==> flow/design.v <==
`timescale 1ns / 1ps
module register(clk,rst,en,d,q);
	parameter WIDTH = 16;
	input clk;
	input rst;
	input en;
	input [WIDTH-1:0] d;
	output reg [WIDTH-1:0] q;
always @(posedge clk) begin
	if(rst)
		q <= 0;
	else if(en)
		q <= d;
end
endmodule
`timescale 1ns / 1ps
module SignExtend(
	input [8:0] imm,
	output [15:0] sgnimm
    );
assign sgnimm = {{7{imm[8]}},imm};
endmodule
`timescale 1ns / 1ps
module multiplier(
	input [15:0] X,Y,
	output [31:0] SignedResult
   );
	wire [31:0] MR;
	wire [15:0] MX,MY;
	assign MX = X[15]?-X:X;
	assign MY = Y[15]?-Y:Y;
	assign MR = MX*MY;
	assign SignedResult = (X[15]^Y[15])?-MR:MR;
endmodule
`timescale 1ns / 1ps
module divider(
	input [31:0] X,
	input [15:0] Y,
	output [31:0] Q,
	output [15:0] R
	);
	wire [31:0] UQ;
	wire [15:0] UR;
	wire [31:0] MX;
	wire [15:0] MY;
	assign MX = X[31]?-X:X;
	assign MY = Y[15]?-Y:Y;
	assign UQ = (MY == 0) ? 32'hFFFFFFFF : MX/MY;
	assign Q = (X[31]^Y[15])?-UQ:UQ;
	assign UR = (MY == 0) ? MX[15:0] : MX%MY;
	assign R = X[31]?-UR:UR;
endmodule
`timescale 1ns / 1ps
module pow(
	input clk,rst,
	input start,
	output reg ready,
	input [15:0] base,expo,
	output [31:0] result,
	output reg Cflag,Oflag
    );
reg is_idle,is_idle_nxt;
reg [47:0] tmp_res,tmp_res_nxt,tmp_tmp;
reg [15:0] base_reg,base_nxt,expo_reg,expo_nxt;
assign result = tmp_res[31:0];
reg Oflag_nxt;
always @(posedge clk) begin
	if(rst) begin
		is_idle <= 1;
		tmp_res <= 0;
		base_reg <= 0;
		expo_reg <= 0;
		Oflag <= 0;
	end else begin
		is_idle <= is_idle_nxt;
		tmp_res <= tmp_res_nxt;
		base_reg <= base_nxt;
		expo_reg <= expo_nxt;
		Oflag <= Oflag_nxt;
	end
end
always @(*) begin
	is_idle_nxt = is_idle;
	base_nxt = base_reg;
	expo_nxt = expo_reg;
	Oflag_nxt = Oflag;
	tmp_res_nxt = tmp_res;
	Cflag = 0;
	ready = 0;
	tmp_tmp = 0;
	if(is_idle) begin
		ready = 0;
		if(start) begin
			is_idle_nxt = 0;
			base_nxt = base;
			expo_nxt = expo;
			tmp_res_nxt = 1;
			Oflag_nxt = 0;
		end
	end else begin  
		if(expo_reg == 0 || expo_reg[15]) begin
			if((expo_reg == 0 && base_reg == 0) || expo_reg[15])
				Cflag = 1; 
			ready=1;
			is_idle_nxt = 1;
		end else begin
			expo_nxt = expo_reg - 1;
			tmp_tmp = (tmp_res[47]?-tmp_res:tmp_res) * {32'b0,(base_reg[15]?-base_reg:base_reg)};
			tmp_res_nxt = (tmp_res[47] ^ base_reg[15])?-tmp_tmp:tmp_tmp;
			if((tmp_res_nxt&48'hFFFF80000000) != 0 && (tmp_res_nxt&48'hFFFF80000000) != 48'hFFFF80000000)
				Oflag_nxt = 1;
		end
	end
end
endmodule
`timescale 1ns / 1ps
module sqrt(
	input clk,rst,
	input start,
	output reg ready,
	input [31:0] initial_nr,
	output [15:0] result,
	output reg Cflag,Oflag
    );
reg [1:0] state_reg,state_nxt;
reg [63:0] operand,operand_nxt;
reg [15:0] res_tmp,res_tmp_nxt;
reg [7:0] cnt,cnt_nxt;
assign result = res_tmp;
always @(posedge clk) begin
	if(rst) begin
		state_reg <= 0;
		operand <= 0;
		res_tmp <= 0;
		cnt <= 0;
	end else begin
		state_reg <= state_nxt;
		operand <= operand_nxt;
		res_tmp <= res_tmp_nxt;
		cnt <= cnt_nxt;
	end
end
always @(*) begin
	state_nxt = state_reg;
	operand_nxt = operand;
	res_tmp_nxt = res_tmp;
	cnt_nxt = cnt;
	ready = 0;
	Cflag = 0;
	Oflag = 0;
	case(state_reg)
		0: begin
			if(start) begin
				state_nxt = 1;
				operand_nxt = {32'b0,initial_nr};
				res_tmp_nxt = 0;
				cnt_nxt = 16;
			end
		end
		1: begin
			operand_nxt = operand<<2;
			if(cnt == 0 || (cnt == 16 && operand[31])) begin
				if(operand[31])
					Cflag = 1;
				state_nxt = 0;
				Oflag = res_tmp[15];
				ready = 1;
			end else
				state_nxt = 2;
		end
		2: begin
			cnt_nxt = cnt - 1;
			if(operand[63:32] >= {14'b0,res_tmp,2'b01}) begin
				operand_nxt[63:32] = operand[63:32] - {14'b0,res_tmp,2'b01};
				res_tmp_nxt = {res_tmp[14:0],1'b1};
			end else begin
				res_tmp_nxt = {res_tmp[14:0],1'b0};
			end
			state_nxt = 1;
		end
	endcase
end
endmodule
`timescale 1ns / 1ps
module ALU(
	input clk,
	input rst,
	input [15:0] srcA,
	input [15:0] srcB,
	input [15:0] extra_X,
	output [15:0] res,
	output reg [15:0] extra_res,
	input [4:0] opsel,
	output reg ready,
	input Cflag,Oflag,
	output reg [3:0] flag_next
    );
reg [16:0] res_ext;
reg [16:0] shift_aid;
reg [15:0] shift_amount;
wire [16:0] sign_srcA;
assign res = res_ext[15:0];
wire [31:0] mul_result;
wire [31:0] div_result;
wire [15:0] mod_result;
assign sign_srcA = {16{srcA[15]}};
multiplier mul(srcA,srcB,mul_result);
divider    div({extra_X,srcA},srcB,div_result,mod_result);
wire pow_ready,pow_C,pow_O;
wire [31:0] pow_result;
pow p(.clk(clk), .rst(rst), 
	.start(opsel == 14),
	.ready(pow_ready),
	.base(srcA),.expo(srcB),
	.result(pow_result),
	.Cflag(pow_C),
	.Oflag(pow_O));
wire sqrt_ready,sqrt_C,sqrt_O;
wire [15:0] sqrt_result;
sqrt sq(.clk(clk), .rst(rst), 
	.start(opsel == 13),
	.ready(sqrt_ready),
	.initial_nr({extra_X,srcA}),
	.result(sqrt_result),
	.Cflag(sqrt_C),
	.Oflag(sqrt_O));
always @(*) begin
	extra_res = 0;
	res_ext = 0;
	ready = 1;
	flag_next[1] = Cflag;
	flag_next[0] = Oflag;
	flag_next[3] = 0;
	flag_next[2] = 0;
	shift_aid = 0;
	shift_amount = srcB;
	if(opsel[3] == 1)
		shift_amount = srcB & 16'h000f;
	case(opsel)
		0: res_ext = {1'b0,srcB};
		1: begin
			res_ext = srcA + srcB;
			flag_next[1] = res_ext[16];
			flag_next[0] = (srcA[15]&srcB[15]&(~res_ext[15]))|((~srcA[15])&(~srcB[15])&res_ext[15]);
			flag_next[3] = (res_ext == 0);
			flag_next[2] = res_ext[15];
		end
		2: begin
			res_ext = srcA - srcB;
			flag_next[1] = res_ext[16];
			flag_next[0] = (srcA[15]&(~srcB[15])&(~res_ext[15]))|((~srcA[15])&srcB[15]&res_ext[15]);
			flag_next[3] = (res_ext == 0);
			flag_next[2] = res_ext[15];
		end
		3: begin
			res_ext = srcA + 1;
			flag_next[1] = res_ext[16];
			flag_next[0] = (~srcA[15])&res_ext[15];
			flag_next[3] = (res_ext == 0);
			flag_next[2] = res_ext[15];
		end
		4: begin
			res_ext = srcA - 1;
			flag_next[1] = res_ext[16];
			flag_next[0] = srcA[15]&(~res_ext[15]);
			flag_next[3] = (res_ext == 0);
			flag_next[2] = res_ext[15];
		end
		8: begin
			res_ext = {1'b0, srcA & srcB};
			flag_next[3] = (res_ext == 0);
			flag_next[2] = res_ext[15];
		end
		9: begin
			res_ext = {1'b0, srcA | srcB};
			flag_next[3] = (res_ext == 0);
			flag_next[2] = res_ext[15];
		end
		10: begin
			res_ext = {1'b0, srcA ^ srcB};
			flag_next[3] = (res_ext == 0);
			flag_next[2] = res_ext[15];
		end
		11: begin
			res_ext = {1'b0, ~srcA};
			flag_next[3] = (res_ext == 0);
			flag_next[2] = res_ext[15];
		end
		12: begin
			res_ext = {1'b0,-srcA};
			flag_next[3] = (res_ext == 0);
			flag_next[2] = res_ext[15];
		end
		5: begin
			res_ext = {1'b0,mul_result[15:0]};
			extra_res = mul_result[31:16];
			flag_next[3] = (mul_result == 0);
			flag_next[2] = mul_result[31];
			flag_next[0] = (mul_result[31:15] == 0) || (mul_result[31:15] == 17'h1ffff);
			flag_next[1] = (mul_result[31:15] == 0) || (mul_result[31:15] == 17'h1ffff);
		end
		6: begin
			res_ext = {1'b0,div_result[15:0]};
			extra_res = div_result[31:16];
			flag_next[3] = (div_result == 0);
			flag_next[2] = div_result[31];
			flag_next[0] = ({extra_X,srcA} == 32'h80000000) && (srcB  == 16'hffff);
			flag_next[1] = (srcB == 0);
		end
		7: begin
			res_ext = {1'b0,mod_result};
			flag_next[3] = (mod_result == 0);
			flag_next[2] = mod_result[15];
			flag_next[0] = ({extra_X,srcA} == 32'h80000000) && (srcB  == 16'hffff);
			flag_next[1] = (srcB == 0);
		end
		14: begin
			ready = pow_ready;
			res_ext = {1'b0,pow_result[15:0]};
			extra_res = pow_result[31:16];
			flag_next[3] = (pow_result == 0);
			flag_next[2] = pow_result[31];
			flag_next[0] = pow_O;
			flag_next[1] = pow_C;
		end
		13: begin
			ready = sqrt_ready;
			res_ext = {1'b0,sqrt_result};
			flag_next[3] = (sqrt_result == 0);
			flag_next[2] = sqrt_result[15];
			flag_next[0] = sqrt_O;
			flag_next[1] = sqrt_C;
		end
		16, 24: begin
			shift_aid = ({srcA,1'b0}>>shift_amount);
			res_ext = shift_aid[16:1];
			flag_next[3] = (res_ext == 0);
			flag_next[2] = res_ext[15];
			flag_next[0] = (res_ext[15] != srcA[15]);
			flag_next[1] = shift_aid[0];
		end
		17, 25: begin
			shift_aid = ({1'b0,srcA}<<shift_amount);
			res_ext = shift_aid[15:0];
			flag_next[3] = (res_ext == 0);
			flag_next[2] = res_ext[15];
			flag_next[0] = (res_ext[15] != srcA[15]);
			flag_next[1] = shift_aid[16];
		end
		18, 26: begin
			shift_aid = ({srcA,1'b0}>>shift_amount) | (sign_srcA<<(16-shift_amount));
			res_ext = shift_aid[16:1];
			flag_next[3] = (res_ext == 0);
			flag_next[2] = res_ext[15];
			flag_next[0] = (res_ext[15] != srcA[15]);
			flag_next[1] = shift_aid[0];
		end
		19, 27: begin
			shift_aid = ({1'b0,srcA}<<shift_amount) | (sign_srcA>>(16-shift_amount));
			res_ext = shift_aid[15:0];
			flag_next[3] = (res_ext == 0);
			flag_next[2] = res_ext[15];
			flag_next[0] = (res_ext[15] != srcA[15]);
			flag_next[1] = shift_aid[16];
		end
		20, 28: begin
			res_ext = {1'b0,(srcA>>shift_amount)|(srcA<<(16-shift_amount))};
			flag_next[3] = (res_ext == 0);
			flag_next[2] = res_ext[15];
			flag_next[0] = (res_ext[15] != srcA[15]);
			flag_next[1] = res_ext[15];
		end
		21, 29: begin
			res_ext = {1'b0,(srcA<<shift_amount)|(srcA>>(16-shift_amount))};
			flag_next[3] = (res_ext == 0);
			flag_next[2] = res_ext[15];
			flag_next[0] = (res_ext[15] != srcA[15]);
			flag_next[1] = res_ext[0];
		end
		22, 30: begin
			res_ext = ({Cflag,srcA}>>shift_amount) | ({Cflag,srcA}<<(17-shift_amount));
			flag_next[1] = res_ext[16];
			flag_next[3] = (res_ext[15:0] == 0);
			flag_next[2] = res_ext[15];
			flag_next[0] = (res_ext[15] != srcA[15]);
		end
		23, 31: begin
			res_ext = ({Cflag,srcA}<<shift_amount) | ({Cflag,srcA}>>(17-shift_amount));
			flag_next[1] = res_ext[16];
			flag_next[3] = (res_ext[15:0] == 0);
			flag_next[2] = res_ext[15];
			flag_next[0] = (res_ext[15] != srcA[15]);
		end
	endcase
end
endmodule
`timescale 1ns / 1ps
module controlUnit(
	input [15:0] instr,
	output reg branch,
	output reg ret,
	output reg loadPC,
	output reg push,
	output reg op_stack,
	output reg [4:0] opsel,
	output reg [1:0] sel_srcA,
	output reg [1:0] sel_srcB,
	input ready,
	output reg [1:0] data_addr_sel,
	output reg wr_to_data_mem,
	output reg [1:0] mem_data_wr_sel,
	output reg reg_from_mem,
	output reg extra_write_X,
	output reg wr_X,
	output reg wr_Y,
	output reg wr_ACC,
	output reg save_flags,
	input [3:0] flags
);
always @(*) begin
	branch = 0;
	ret = 0;
	loadPC = ready;
	push = 0;
	op_stack = 0;
	opsel = 0;
	sel_srcA = 0;
	sel_srcB = 0;
	data_addr_sel = 0;
	wr_to_data_mem = 0;
	mem_data_wr_sel = 0;
	reg_from_mem = 0;
	extra_write_X = 0;
	wr_X = 0;
	wr_Y = 0;
	wr_ACC = 0;
	save_flags = 0;
	case(instr[15:10])
		0: begin   end
		1: begin
			if(instr[9]) begin  
				push = 1;
				op_stack = 1;
				data_addr_sel = 3;
				mem_data_wr_sel = instr[8:7];
				wr_to_data_mem = ready;
			end else begin  
				push = 0;
				op_stack = 1;
				data_addr_sel = 2;
				reg_from_mem = 1;
				if(instr[8:7] == 0)
					wr_X = ready;
				else if(instr[8:7] == 1)
					wr_Y = ready;
				else
					wr_ACC = ready;
			end
		end
		2: begin
			data_addr_sel = 1;
			reg_from_mem = 1;
			if(instr[9] == 0)
				wr_X = ready;
			else
				wr_Y = ready;
		end
		3: begin
			data_addr_sel = 1;
			if(instr[9] == 0)
				mem_data_wr_sel = 0;
			else
				mem_data_wr_sel = 1;
			wr_to_data_mem = ready;
		end
		4: begin
			data_addr_sel = 0;
			opsel = 1;
			sel_srcB = 3;
			reg_from_mem = 1;
			if(instr[9] == 0) begin
				wr_X = ready;
				sel_srcA = 1;
			end else begin
				wr_Y = ready;
				sel_srcA = 0;
			end
		end
		5: begin
			data_addr_sel = 0;
			opsel = 1;
			sel_srcB = 3;
			if(instr[9] == 0) begin
				mem_data_wr_sel = 0;
				sel_srcA = 1;
			end else begin
				mem_data_wr_sel = 1;
				sel_srcA = 0;
			end
			wr_to_data_mem = ready;
		end
		6: begin
			opsel = 0;
			sel_srcB = 3;
			reg_from_mem = 0;
			if(instr[9] == 0)
				wr_X = ready;
			else
				wr_Y = ready;
		end
		7: begin
			opsel = 0;
			reg_from_mem = 0;
			sel_srcB = instr[7:6];
			if(instr[9:8] == 2'b00) begin
				wr_X = ready;
			end else if (instr[9:8] == 2'b01) begin
				wr_Y = ready;
			end else begin
				wr_ACC = ready;
			end
		end
		8: begin
			opsel = 13;
			sel_srcA = 2;
			reg_from_mem = 0; wr_ACC = ready; save_flags = ready;
		end
		9: begin
			opsel = 14;
			sel_srcA = 2;
			sel_srcB = instr[9:8];
			wr_X = 1;
			extra_write_X = 1;
			reg_from_mem = 0; wr_ACC = ready; save_flags = ready;
		end
		16: branch = 1;
		17: branch = flags[3];
		18: branch = ~flags[3];
		19: branch = (flags[2] != flags[0]);
		20: branch = ((flags[3]==0) && (flags[0] == flags[2]));
		21: branch = ((flags[3]==1) || (flags[0] != flags[2]));
		22: branch = (flags[2] == flags[0]);
		23: branch = flags[1];
		24: branch = flags[0];
		30: begin
			push = 1;
			op_stack = 1;
			data_addr_sel = 3;
			mem_data_wr_sel = 3;
			wr_to_data_mem = ready;
			branch = 1;
		end
		31: begin
			push = 0;
			op_stack = 1;
			data_addr_sel = 2;
			ret = 1;
		end
		32: begin
			opsel = 1;
			if(instr[9] == 0)
				sel_srcA = 0;
			else
				sel_srcA = 1;
			sel_srcB = 3;
			reg_from_mem = 0; wr_ACC = ready; save_flags = ready;
		end
		33: begin
			opsel = 1;
			sel_srcA = 2;
			sel_srcB = 3;
			reg_from_mem = 0; wr_ACC = ready; save_flags = ready;
		end
		34: begin
			opsel = 1;
			sel_srcA = instr[9:8];
			sel_srcB = instr[7:6];
			reg_from_mem = 0; wr_ACC = ready; save_flags = ready;
		end
		36: begin
			opsel = 	2;
			if(instr[9] == 0)
				sel_srcA = 0;
			else
				sel_srcA = 1;
			sel_srcB = 3;
			reg_from_mem = 0; wr_ACC = ready; save_flags = ready;
		end
		37: begin
			opsel = 2;
			sel_srcA = 2;
			sel_srcB = 3;
			reg_from_mem = 0; wr_ACC = ready; save_flags = ready;
		end
		38: begin
			opsel = 2;
			sel_srcA = instr[9:8];
			sel_srcB = instr[7:6];
			reg_from_mem = 0; wr_ACC = ready; save_flags = ready;
		end
		40: begin  
			opsel = {1'b1,instr[4] | instr[1] | instr[0],instr[9:7]};
			sel_srcA = instr[6:5];
			if(instr[4]==1) begin
				sel_srcB = 3;
			end else begin
				sel_srcB = instr[3:2];
			end
			reg_from_mem = 0; wr_ACC = ready; save_flags = ready;
		end
		42: begin
			opsel = 3;
			sel_srcA = instr[9:8];
			if(instr[9:8] == 2'b00)
				wr_X = ready;
			else if(instr[9:8] == 2'b01)
				wr_Y = ready;
			else
				wr_ACC = ready;
			reg_from_mem = 0;
			save_flags = ready;
		end
		43: begin
			opsel = 4;
			sel_srcA = instr[9:8];
			if(instr[9:8] == 2'b00)
				wr_X = ready;
			else if(instr[9:8] == 2'b01)
				wr_Y = ready;
			else
				wr_ACC = ready;
			reg_from_mem = 0;
			save_flags = ready;
		end
		44: begin
			opsel = 5;
			sel_srcA = instr[9:8];
			sel_srcB = instr[7:6];
			wr_X = 1;
			extra_write_X = 1;
			reg_from_mem = 0; wr_ACC = ready; save_flags = ready;
		end
		45: begin
			opsel = 5;
			sel_srcA = 2;  sel_srcB = 3;
			wr_X = 1;
			extra_write_X = 1;
			reg_from_mem = 0; wr_ACC = ready; save_flags = ready;
		end
		46: begin
			opsel = 6;
			sel_srcA = instr[9:8];
			sel_srcB = instr[7:6];
			wr_X = 1;
			extra_write_X = 1;
			reg_from_mem = 0; wr_ACC = ready; save_flags = ready;
		end
		47: begin
			opsel = 6;
			sel_srcA = 2;  sel_srcB = 3;
			wr_X = 1;
			extra_write_X = 1;
			reg_from_mem = 0; wr_ACC = ready; save_flags = ready;
		end
		48: begin
			opsel = 7;
			sel_srcA = instr[9:8];
			sel_srcB = instr[7:6];
			reg_from_mem = 0; wr_ACC = ready; save_flags = ready;
		end
		49: begin
			opsel = 7;
			sel_srcA = 2;  sel_srcB = 3;
			reg_from_mem = 0; wr_ACC = ready; save_flags = ready;
		end
		50: begin
			opsel = 8;
			sel_srcA = instr[9:8];
			sel_srcB = instr[7:6];
			reg_from_mem = 0; wr_ACC = ready; save_flags = ready;
		end
		51: begin
			opsel = 8;
			sel_srcA = 2;  sel_srcB = 3;
			reg_from_mem = 0; wr_ACC = ready; save_flags = ready;
		end
		52: begin
			opsel = 9;
			sel_srcA = instr[9:8];
			sel_srcB = instr[7:6];
			reg_from_mem = 0; wr_ACC = ready; save_flags = ready;
		end
		53: begin
			opsel = 9;
			sel_srcA = 2;  sel_srcB = 3;
			reg_from_mem = 0; wr_ACC = ready; save_flags = ready;
		end
		54: begin
			opsel = 10;
			sel_srcA = instr[9:8];
			sel_srcB = instr[7:6];
			reg_from_mem = 0; wr_ACC = ready; save_flags = ready;
		end
		55: begin
			opsel = 10;
			sel_srcA = 2;  sel_srcB = 3;
			reg_from_mem = 0; wr_ACC = ready; save_flags = ready;
		end
		56: begin
			opsel = 11;
			sel_srcA = instr[9:8];
			reg_from_mem = 0; wr_ACC = ready; save_flags = ready;
		end
		57: begin
			opsel = 12;
			sel_srcA = instr[9:8];
			reg_from_mem = 0; wr_ACC = ready; save_flags = ready;
		end
		58: begin
			opsel = 	2;
			if(instr[9] == 0)
				sel_srcA = 0;
			else
				sel_srcA = 1;
			sel_srcB = 3;
			reg_from_mem = 0; wr_ACC = 0; save_flags = ready;
		end
		59: begin
			opsel = 2;
			sel_srcA = 2;
			sel_srcB = 3;
			reg_from_mem = 0; wr_ACC = 0; save_flags = ready;
		end
		60: begin
			opsel = 2;
			sel_srcA = instr[9:8];
			sel_srcB = instr[7:6];
			reg_from_mem = 0; wr_ACC = 0; save_flags = ready;
		end
		61: begin
			opsel = 	8;
			if(instr[9] == 0)
				sel_srcA = 0;
			else
				sel_srcA = 1;
			sel_srcB = 3;
			reg_from_mem = 0; wr_ACC = 0; save_flags = ready;
		end
		62: begin
			opsel = 8;
			sel_srcA = 2;
			sel_srcB = 3;
			reg_from_mem = 0; wr_ACC = 0; save_flags = ready;
		end
		63: begin
			opsel = 8;
			sel_srcA = instr[9:8];
			sel_srcB = instr[7:6];
			reg_from_mem = 0; wr_ACC = 0; save_flags = ready;
		end
	endcase
end
endmodule
`timescale 1ns / 1ps
module cpu(
	input clk,rst,
	output [9:0] instr_Addr,
	input [15:0] instr,
	output reg [8:0] data_Addr,
	output reg [15:0] write_data,
	input [15:0] read_data,
	output write_enable
    );
wire [15:0] sign_Imm;
wire [8:0] immediate;
assign immediate = instr[8:0];
SignExtend sgex(
	.imm(immediate),
	.sgnimm(sign_Imm)
);
wire [3:0] flag_reg,flag_next;
wire save_flags;
register #(4) FlagReg(clk,rst,save_flags,flag_next,flag_reg);
reg [15:0] srcA,srcB;
wire [15:0] res,extra_res;
reg [8:0] SP_next;
wire [8:0] SP_reg;
wire branch,ret,loadPC,reg_from_mem;
wire push,op_stack,wr_X,wr_Y,wr_ACC,extra_write_X;
wire [1:0] sel_srcA,sel_srcB,data_addr_sel,mem_data_wr_sel;
wire [4:0] opsel;
wire ready;
controlUnit cu(
	.instr(instr),
	.branch(branch),
	.ret(ret),
	.loadPC(loadPC),
	.push(push),
	.op_stack(op_stack),
	.opsel(opsel),
	.sel_srcA(sel_srcA),
	.sel_srcB(sel_srcB),
	.ready(ready),
	.data_addr_sel(data_addr_sel),
	.wr_to_data_mem(write_enable),
	.mem_data_wr_sel(mem_data_wr_sel),
	.reg_from_mem(reg_from_mem),
	.extra_write_X(extra_write_X),
	.wr_X(wr_X),
	.wr_Y(wr_Y),
	.wr_ACC(wr_ACC),
	.save_flags(save_flags),
	.flags(flag_reg)
);
wire [15:0] X_reg,Y_reg,ACC_reg;
reg [15:0] reg_next;
register X  (clk,rst,wr_X, extra_write_X?extra_res:reg_next  ,X_reg);
register Y  (clk,rst,wr_Y,reg_next,Y_reg);
register ACC(clk,rst,wr_ACC,reg_next,ACC_reg);
always @(*) begin
	if(reg_from_mem)
		reg_next = read_data;
	else
		reg_next = res;
end
wire [9:0] PC_reg,PC_reg_plus_1;
reg [9:0] PC_next;
wire [9:0] PC_branch;
assign PC_reg_plus_1 = PC_reg + 1;
register #(10) PC(clk,rst,loadPC,PC_next,PC_reg);
assign instr_Addr = PC_reg;
assign PC_branch = instr[9:0];
always @(*) begin
	PC_next = PC_reg_plus_1;
	if(ret)
		PC_next = read_data[9:0];
	else if(branch)
		PC_next = PC_branch;
end
ALU alu(
	.clk(clk),.rst(rst),
	.srcA(srcA),
	.srcB(srcB),
	.extra_X(X_reg),
	.res(res),
	.extra_res(extra_res),
	.opsel(opsel),
	.ready(ready),
	.Cflag(flag_reg[1]),
	.Oflag(flag_reg[0]),
	.flag_next(flag_next)
);
always @(*) begin
	case(sel_srcA)
		0: srcA = X_reg;
		1: srcA = Y_reg;
		2: srcA = ACC_reg;
		3: srcA = sign_Imm;
	endcase
	case(sel_srcB)
		0: srcB = X_reg;
		1: srcB = Y_reg;
		2: srcB = ACC_reg;
		3: srcB = sign_Imm;
	endcase
end
always @(*) begin
	case(mem_data_wr_sel)
		0: write_data = X_reg;
		1: write_data = Y_reg;
		2: write_data = ACC_reg;
		3: write_data = {6'b0,PC_reg_plus_1};
	endcase
	if(push)
		SP_next = SP_reg - 1;
	else
		SP_next = SP_reg + 1;
	case(data_addr_sel)
		0: data_Addr = res[8:0];
		1: data_Addr = instr[8:0];
		2: data_Addr = SP_reg;
		3: data_Addr = SP_next;
	endcase
end
register #(9) SP (clk,rst,op_stack,SP_next,SP_reg);
endmodule
Reports on cpu
What the tools print for cpu, step after step.
Lines are those of the file above, counted from 1.
Operators carry their Yosys type and port widths (W data, S select, Z words).
Library cell names are shortened.
The mark - stands for no value.
Set-up
  design top: cpu
  clock port: clk
  standard-cell library: sky130hd
  library corner: tt_025C_1v80

After elaboration
Source: Yosys, flattened and elaborated, memories not mapped. Widths are those after wreduce. Registers that Yosys merges into a memory's read port (data or address) are not register bits. Print and check cells do not count.
Word-level totals
  register bits after elaboration: 243
  bits of input ports: 34
  cells after elaboration: 400
Operators by class
  $add $sub $neg: 21
  $mul: 2
  div/mod/pow operators: 2
  $lt $le $gt $ge: 1
  eq/ne operators: 116
  shift operators: 12
  mux-type cells: 102
  bitwise operators: 33
  reductions and logical operators: 94
Operator list (count)
  $mul A48 B16 Y48: 1
  $mul A16 B16 Y32: 1
  $div A32 B16 Y32: 1
  $mod A32 B16 Y32: 1
  $pmux W16 S23: 1
  $logic_not A16 Y1: 19
  $mux W48: 5
  $mux W16: 12
  $pmux W16 S4: 3
  $eq A6 B6 Y1 const B: 29
  $mux W32: 5
  $neg A32 Y32: 3
  $logic_not A32 Y1: 3
  $neg A48 Y48: 2
  $pmux W32 S3: 1
  $logic_not A17 Y1: 5
  $eq A5 B5 Y1 const B: 16
  $pmux W5 S15: 1
  $or A17 B17 Y17: 4
  $eq A6 B5 Y1 const B: 11
  $neg A16 Y16: 4
  $pmux W32 S2: 1
  $mux W64: 1
  $or A16 B16 Y16: 3
  $reduce_bool A48 Y1: 1
  $pmux W16 S3: 1
  $pmux W1 S22: 2
  $mux W1: 43
Other operator kinds: 84; their cells: 203.

Logic depth
Yosys ltp: most cells in a row. Word level: on the elaborated netlist, between registers, memories and ports. Mapped: between sequential cells and ports; inverters and the memories' decode and read muxes count.
Logic depth
  depth in word-level cells: 14
  ABC_AREA: 0
  gate-level depth with buffers: 606
  gate-level depth less buffers: 556

Synthesis result
Source: synth_stat.txt of the flow (Yosys; design flattened, memories mapped). It holds for the ABC_AREA given above (unset counts as 0); a run with the other value may have another netlist.
Cell types
  fa_1: count 726, total area 1.45E+04 um^2
  ha_1: count 671, total area 8.4E+03 um^2
  dfxtp_1: count 244, total area 4.88E+03 um^2
  nand2_1: count 1210, total area 4.54E+03 um^2
  nor2_1: count 1195, total area 4.49E+03 um^2
  inv_1: count 983, total area 3.69E+03 um^2
  xnor2_1: count 401, total area 3.51E+03 um^2
  a21oi_1: count 571, total area 2.86E+03 um^2
  o21ai_0: count 426, total area 2.13E+03 um^2
  nor3_1: count 399, total area 2E+03 um^2
  o21a_1: count 253, total area 1.9E+03 um^2
  xor2_1: count 185, total area 1.62E+03 um^2
  clkbuf_1: count 423, total area 1.59E+03 um^2
  mux2i_1: count 148, total area 1.48E+03 um^2
  o31ai_1: count 161, total area 1.21E+03 um^2
  a211oi_1: count 153, total area 1.15E+03 um^2
  mux2_2: count 100, total area 1126.08 um^2
  a21o_1: count 120, total area 900.864 um^2
Other cell types: 117; their cells: 2014.
Mapped netlist
  cell count: 10383
  mapped area: 0.0768725 mm^2
  sequential part of the area: 0.0048847 mm^2
  flip-flop cells: 244
  buffers: 526
By module: a second synthesis without flattening, with its own total; a netlist apart from the flattened one above.
Unflattened totals
  cells (unflattened synthesis): 10847
  area (unflattened synthesis): 0.0817446 mm^2
Rows give one instance, submodules left out.
Modules
  divider: instances 1, cells 3679, area 0.0255908 mm^2
  pow: instances 1, cells 3147, area 0.0253243 mm^2
  multiplier: instances 1, cells 1287, area 0.0102523 mm^2
  ALU: instances 1, cells 1454, area 0.0092151 mm^2
  sqrt: instances 1, cells 614, area 0.0050749 mm^2
  cpu: instances 1, cells 218, area 0.0023698 mm^2
  register: instances 3, cells 52, area 0.0005806 mm^2
  controlUnit: instances 1, cells 202, area 0.0012437 mm^2
  register #(WIDTH=10): instances 1, cells 32, area 0.0003528 mm^2
  register #(WIDTH=9): instances 1, cells 29, area 0.0003191 mm^2
  register #(WIDTH=4): instances 1, cells 13, area 0.0001401 mm^2
  SignExtend: instances 1, cells 16, area 0.0001201 mm^2

Path before layout
OpenSTA on the mapped netlist: ideal clock, no wires. The path of least setup slack (recovery checks aside). Input and output delay are each 20% of the period. Register names are those of the netlist, which keeps one name where synthesis merged equal registers.
Path after synthesis
  kind: input port to output port
  start point: input instr[11]
  end point: output data_Addr[8]
  clock period: 165.0 ns
  input delay: 33.000 ns
  output delay: 33.000 ns
  time at the first pin: 33.000 ns
  data arrival time: 143.257 ns
  data required time: 132.000 ns
  path slack: -11.257 ns
  path delay: 110.257 ns
  stages on the path: 580
  synthesis period reached: 176.257 ns
"path delay" is the arrival time less input delay plus setup time.
A path that ends at an output port has no setup time.
"stages on the path": output pins that drive a net of the path, with the launching flip-flop's if there is one; two outputs of one cell count as two.
"synthesis period reached" is the clock period less the worst setup slack; recovery checks do not enter. This is arithmetic on one report: input and output delays are still those of the set period (20% each).
The rows between start and end are the longest chain of elaborated cells between them; the timing report does not say that the signal goes this way. Where chains are equally long, one stands for them.
A line is the first line of the expression or statement that the cell stems from. Yosys adds cells for indexed reads and writes and turns some case tables into memories.
Between the ends, after synthesis
  path through: buf_6 -> and2_1 -> or3_1 -> a31oi_2 -> nor3_2 -> buf_2 -> o32ai_1 -> or2_2 -> clkbuf_1 -> buf_1 -> ha_1 -> o221a_2 -> buf_2 -> and2_1 -> nand3_1 -> o211a_1 -> nor4_1 -> buf_2 -> [... 544 more ...] -> a211o_1 -> a21oi_1 -> nand2_1 -> a21oi_1 -> o2111ai_1 -> nor2_1 -> buf_2 -> a31oi_1 -> mux2i_2 -> ha_1 -> inv_1 -> a2111o_1 -> or4_4 -> o21ai_1 -> xnor2_1 -> nor2_1 -> nor3_1 -> a21oi_1
  length of the longest elaborated chain: 13
  elaborated cells on any way between the ends: 165
  those cells by class: add/sub: 12; mul: 1; div: 2; eq/ne: 79; shift: 12; mux: 19; logic: 12; reduce/logical: 28
Ends and longest elaborated chain, after synthesis
  from (decl): RTL line 768  | input [15:0] instr,
  $eq A6 B6 Y1: RTL line 438  | case(instr[15:10])
  $reduce_or A14 Y1
  $pmux W2 S5: RTL line 438
  $eq A2 B2 Y1: RTL line 854  | case(sel_srcA)
  $pmux W16 S4: RTL line 854
  $neg A32 Y32: RTL line 46  | assign MX = X[31]?-X:X;
  $mux W32: RTL line 46
  $mod A32 B16 Y32: RTL line 50  | assign UR = (MY == 0) ? MX[15:0] : MX%MY;
  $mux W16: RTL line 50
  $neg A16 Y16: RTL line 51  | assign R = X[31]?-UR:UR;
  $mux W16: RTL line 51
  $pmux W16 S23: RTL line 239  | case(opsel)
  $pmux W9 S4: RTL line 878  | case(data_addr_sel)
  to (decl): RTL line 769  | output reg [8:0] data_Addr,

Timing after layout
From the final timing report of entry A: the path of least setup slack in the routed layout; clock arrival at registers is part of the times.
Path after layout
  kind: input port to output port
  start point: input instr[13]
  end point: output data_Addr[8]
  clock period: 164.0 ns
  input delay: 32.80 ns
  output delay: 32.80 ns
  time at the first pin: 32.80 ns
  data arrival time: 127.70 ns
  data required time: 131.20 ns
  path slack: 3.50 ns
  stages on the path: 540
The rows between start and end are the longest chain of elaborated cells between them; the timing report does not say that the signal goes this way. Where chains are equally long, one stands for them.
Between the ends, after layout
  path through: buf_8 -> buf_12 -> nor3_2 -> buf_4 -> o211ai_4 -> a31oi_4 -> nor3_4 -> buf_4 -> mux2i_1 -> a22oi_2 -> buf_4 -> nor4_4 -> nand3_2 -> o211a_1 -> nor4_4 -> nand2_4 -> nor3_4 -> mux2i_1 -> [... 504 more ...] -> a21oi_2 -> nand2_1 -> a21oi_2 -> o2111ai_2 -> nor2_2 -> buf_6 -> and3_4 -> a311o_1 -> ha_2 -> inv_2 -> a2111o_1 -> or4_4 -> o21ai_4 -> xnor2_2 -> nor2_2 -> nor3_4 -> a21oi_2 -> clkbuf_2
  length of the longest elaborated chain: 13
  elaborated cells on any way between the ends: 165
  those cells by class: add/sub: 12; mul: 1; div: 2; eq/ne: 79; shift: 12; mux: 19; logic: 12; reduce/logical: 28
Ends and longest elaborated chain, after layout
  from (decl): RTL line 768  | input [15:0] instr,
  $eq A6 B6 Y1: RTL line 438  | case(instr[15:10])
  $reduce_or A14 Y1
  $pmux W2 S5: RTL line 438
  $eq A2 B2 Y1: RTL line 854  | case(sel_srcA)
  $pmux W16 S4: RTL line 854
  $neg A32 Y32: RTL line 46  | assign MX = X[31]?-X:X;
  $mux W32: RTL line 46
  $mod A32 B16 Y32: RTL line 50  | assign UR = (MY == 0) ? MX[15:0] : MX%MY;
  $mux W16: RTL line 50
  $neg A16 Y16: RTL line 51  | assign R = X[31]?-UR:UR;
  $mux W16: RTL line 51
  $pmux W16 S23: RTL line 239  | case(opsel)
  $pmux W9 S4: RTL line 878  | case(data_addr_sel)
  to (decl): RTL line 769  | output reg [8:0] data_Addr,

Subject: flow runs of cpu

Hi,

Measured results for cpu: 6 stored runs of the Yosys and OpenROAD flow on sky130hd. The settings differ; the order carries no meaning. The constraints put input and output delay at 20% of the set period each and load the outputs with 0.01 pF.
"clock period achieved": clock period set for the run, less the worst setup slack. It is reckoned from that one timing run; input and output delays stay at 20% of the period that was set.
By "worst path time" is meant the share of the clock period that the worst setup path is allowed (20% is reserved at inputs, 20% at outputs), minus its slack. Clock arrival times at its registers enter into it.

==> entry A: settings <==
{ "CORE_UTILIZATION": 30, "period_ns": 164.0, "CAP_MARGIN": 20, "CORE_MARGIN": 2, "SLEW_MARGIN": 20 }
==> entry A: results <==
post-route worst hold slack: 0.457 ns
clock period achieved: 160.496 ns
setup TNS: 0.000 ns
Yosys chip area after synthesis: 0.0768725 mm^2
lowest setup slack: 3.504 ns
die area: 0.260309 mm^2
worst path time: 94.90 ns
worst setup path type: input port to output port
standard-cell area of the final layout: 0.0918118 mm^2
final utilization: 36.1%

==> entry B: settings <==
{ "SETUP_SLACK_MARGIN": -2.0, "period_ns": 164.0, "CAP_MARGIN": 20, "CORE_MARGIN": 2, "CORE_UTILIZATION": 40, "SLEW_MARGIN": 20 }
==> entry B: results <==
post-route worst hold slack: 0.472 ns
clock period achieved: 161.577 ns
setup TNS: 0.000 ns
Yosys chip area after synthesis: 0.0768725 mm^2
lowest setup slack: 2.423 ns
die area: 0.195704 mm^2
worst path time: 95.98 ns
worst setup path type: input port to output port
standard-cell area of the final layout: 0.0904793 mm^2
final utilization: 47.5%

==> entry C: settings <==
{ "CAP_MARGIN": 40, "CORE_ASPECT_RATIO": 1.62, "CORE_UTILIZATION": 58, "CTS_CLUSTER_DIAMETER": 153, "CTS_CLUSTER_SIZE": 23, "GPL_TIMING_DRIVEN": 1, "MIN_ROUTING_LAYER": "met1", "PLACE_DENSITY": 0.57, "period_ns": 164.0, "CORE_MARGIN": 2, "SLEW_MARGIN": 20 }
==> entry C: results <==
post-route worst hold slack: 0.476 ns
clock period achieved: 164.095 ns
setup TNS: -0.095 ns
Yosys chip area after synthesis: 0.0768725 mm^2
lowest setup slack: -0.095 ns
die area: 0.135551 mm^2
worst path time: 98.50 ns
worst setup path type: input port to output port
standard-cell area of the final layout: 0.0911061 mm^2
final utilization: 69.0%

==> entry D: settings <==
{ "ABC_AREA": 1, "CELL_PAD_IN_SITES_GLOBAL_PLACEMENT": 0, "CORE_ASPECT_RATIO": 1.64, "CORE_MARGIN": 6, "CORE_UTILIZATION": 53, "CTS_CLUSTER_DIAMETER": 366, "CTS_CLUSTER_SIZE": 42, "GPL_TIMING_DRIVEN": 1, "HOLD_SLACK_MARGIN": 0.16, "MAX_ROUTING_LAYER": "met4", "SLEW_MARGIN": 25, "TNS_END_PERCENT": 55, "period_ns": 162.0, "CAP_MARGIN": 20 }
==> entry D: results <==
post-route worst hold slack: 0.471 ns
clock period achieved: 155.057 ns
setup TNS: 0.000 ns
Yosys chip area after synthesis: 0.0793599 mm^2
lowest setup slack: 6.943 ns
die area: 0.15945 mm^2
worst path time: 90.26 ns
worst setup path type: input port to output port
standard-cell area of the final layout: 0.0843484 mm^2
final utilization: 56.9%

==> entry E: settings <==
{ "period_ns": 165.0, "CAP_MARGIN": 20, "CORE_MARGIN": 2, "CORE_UTILIZATION": 40, "SLEW_MARGIN": 20 }
==> entry E: results <==
post-route worst hold slack: 0.472 ns
clock period achieved: 162.058 ns
setup TNS: 0.000 ns
Yosys chip area after synthesis: 0.0768725 mm^2
lowest setup slack: 2.942 ns
die area: 0.195704 mm^2
worst path time: 96.06 ns
worst setup path type: input port to output port
standard-cell area of the final layout: 0.0916104 mm^2
final utilization: 48.1%

==> entry F: settings <==
{ "CAP_MARGIN": 40, "CELL_PAD_IN_SITES_DETAIL_PLACEMENT": 2, "CORE_MARGIN": 9, "CORE_UTILIZATION": 17, "CTS_CLUSTER_DIAMETER": 238, "GPL_ROUTABILITY_DRIVEN": 0, "MAX_ROUTING_LAYER": "met4", "MIN_ROUTING_LAYER": "met2", "PLACE_DENSITY": 0.73, "SETUP_SLACK_MARGIN": 5.0, "SLEW_MARGIN": 5, "period_ns": 97.9 }
==> entry F: results <==
stopped before the end: routing reported GRT-0116

Regards
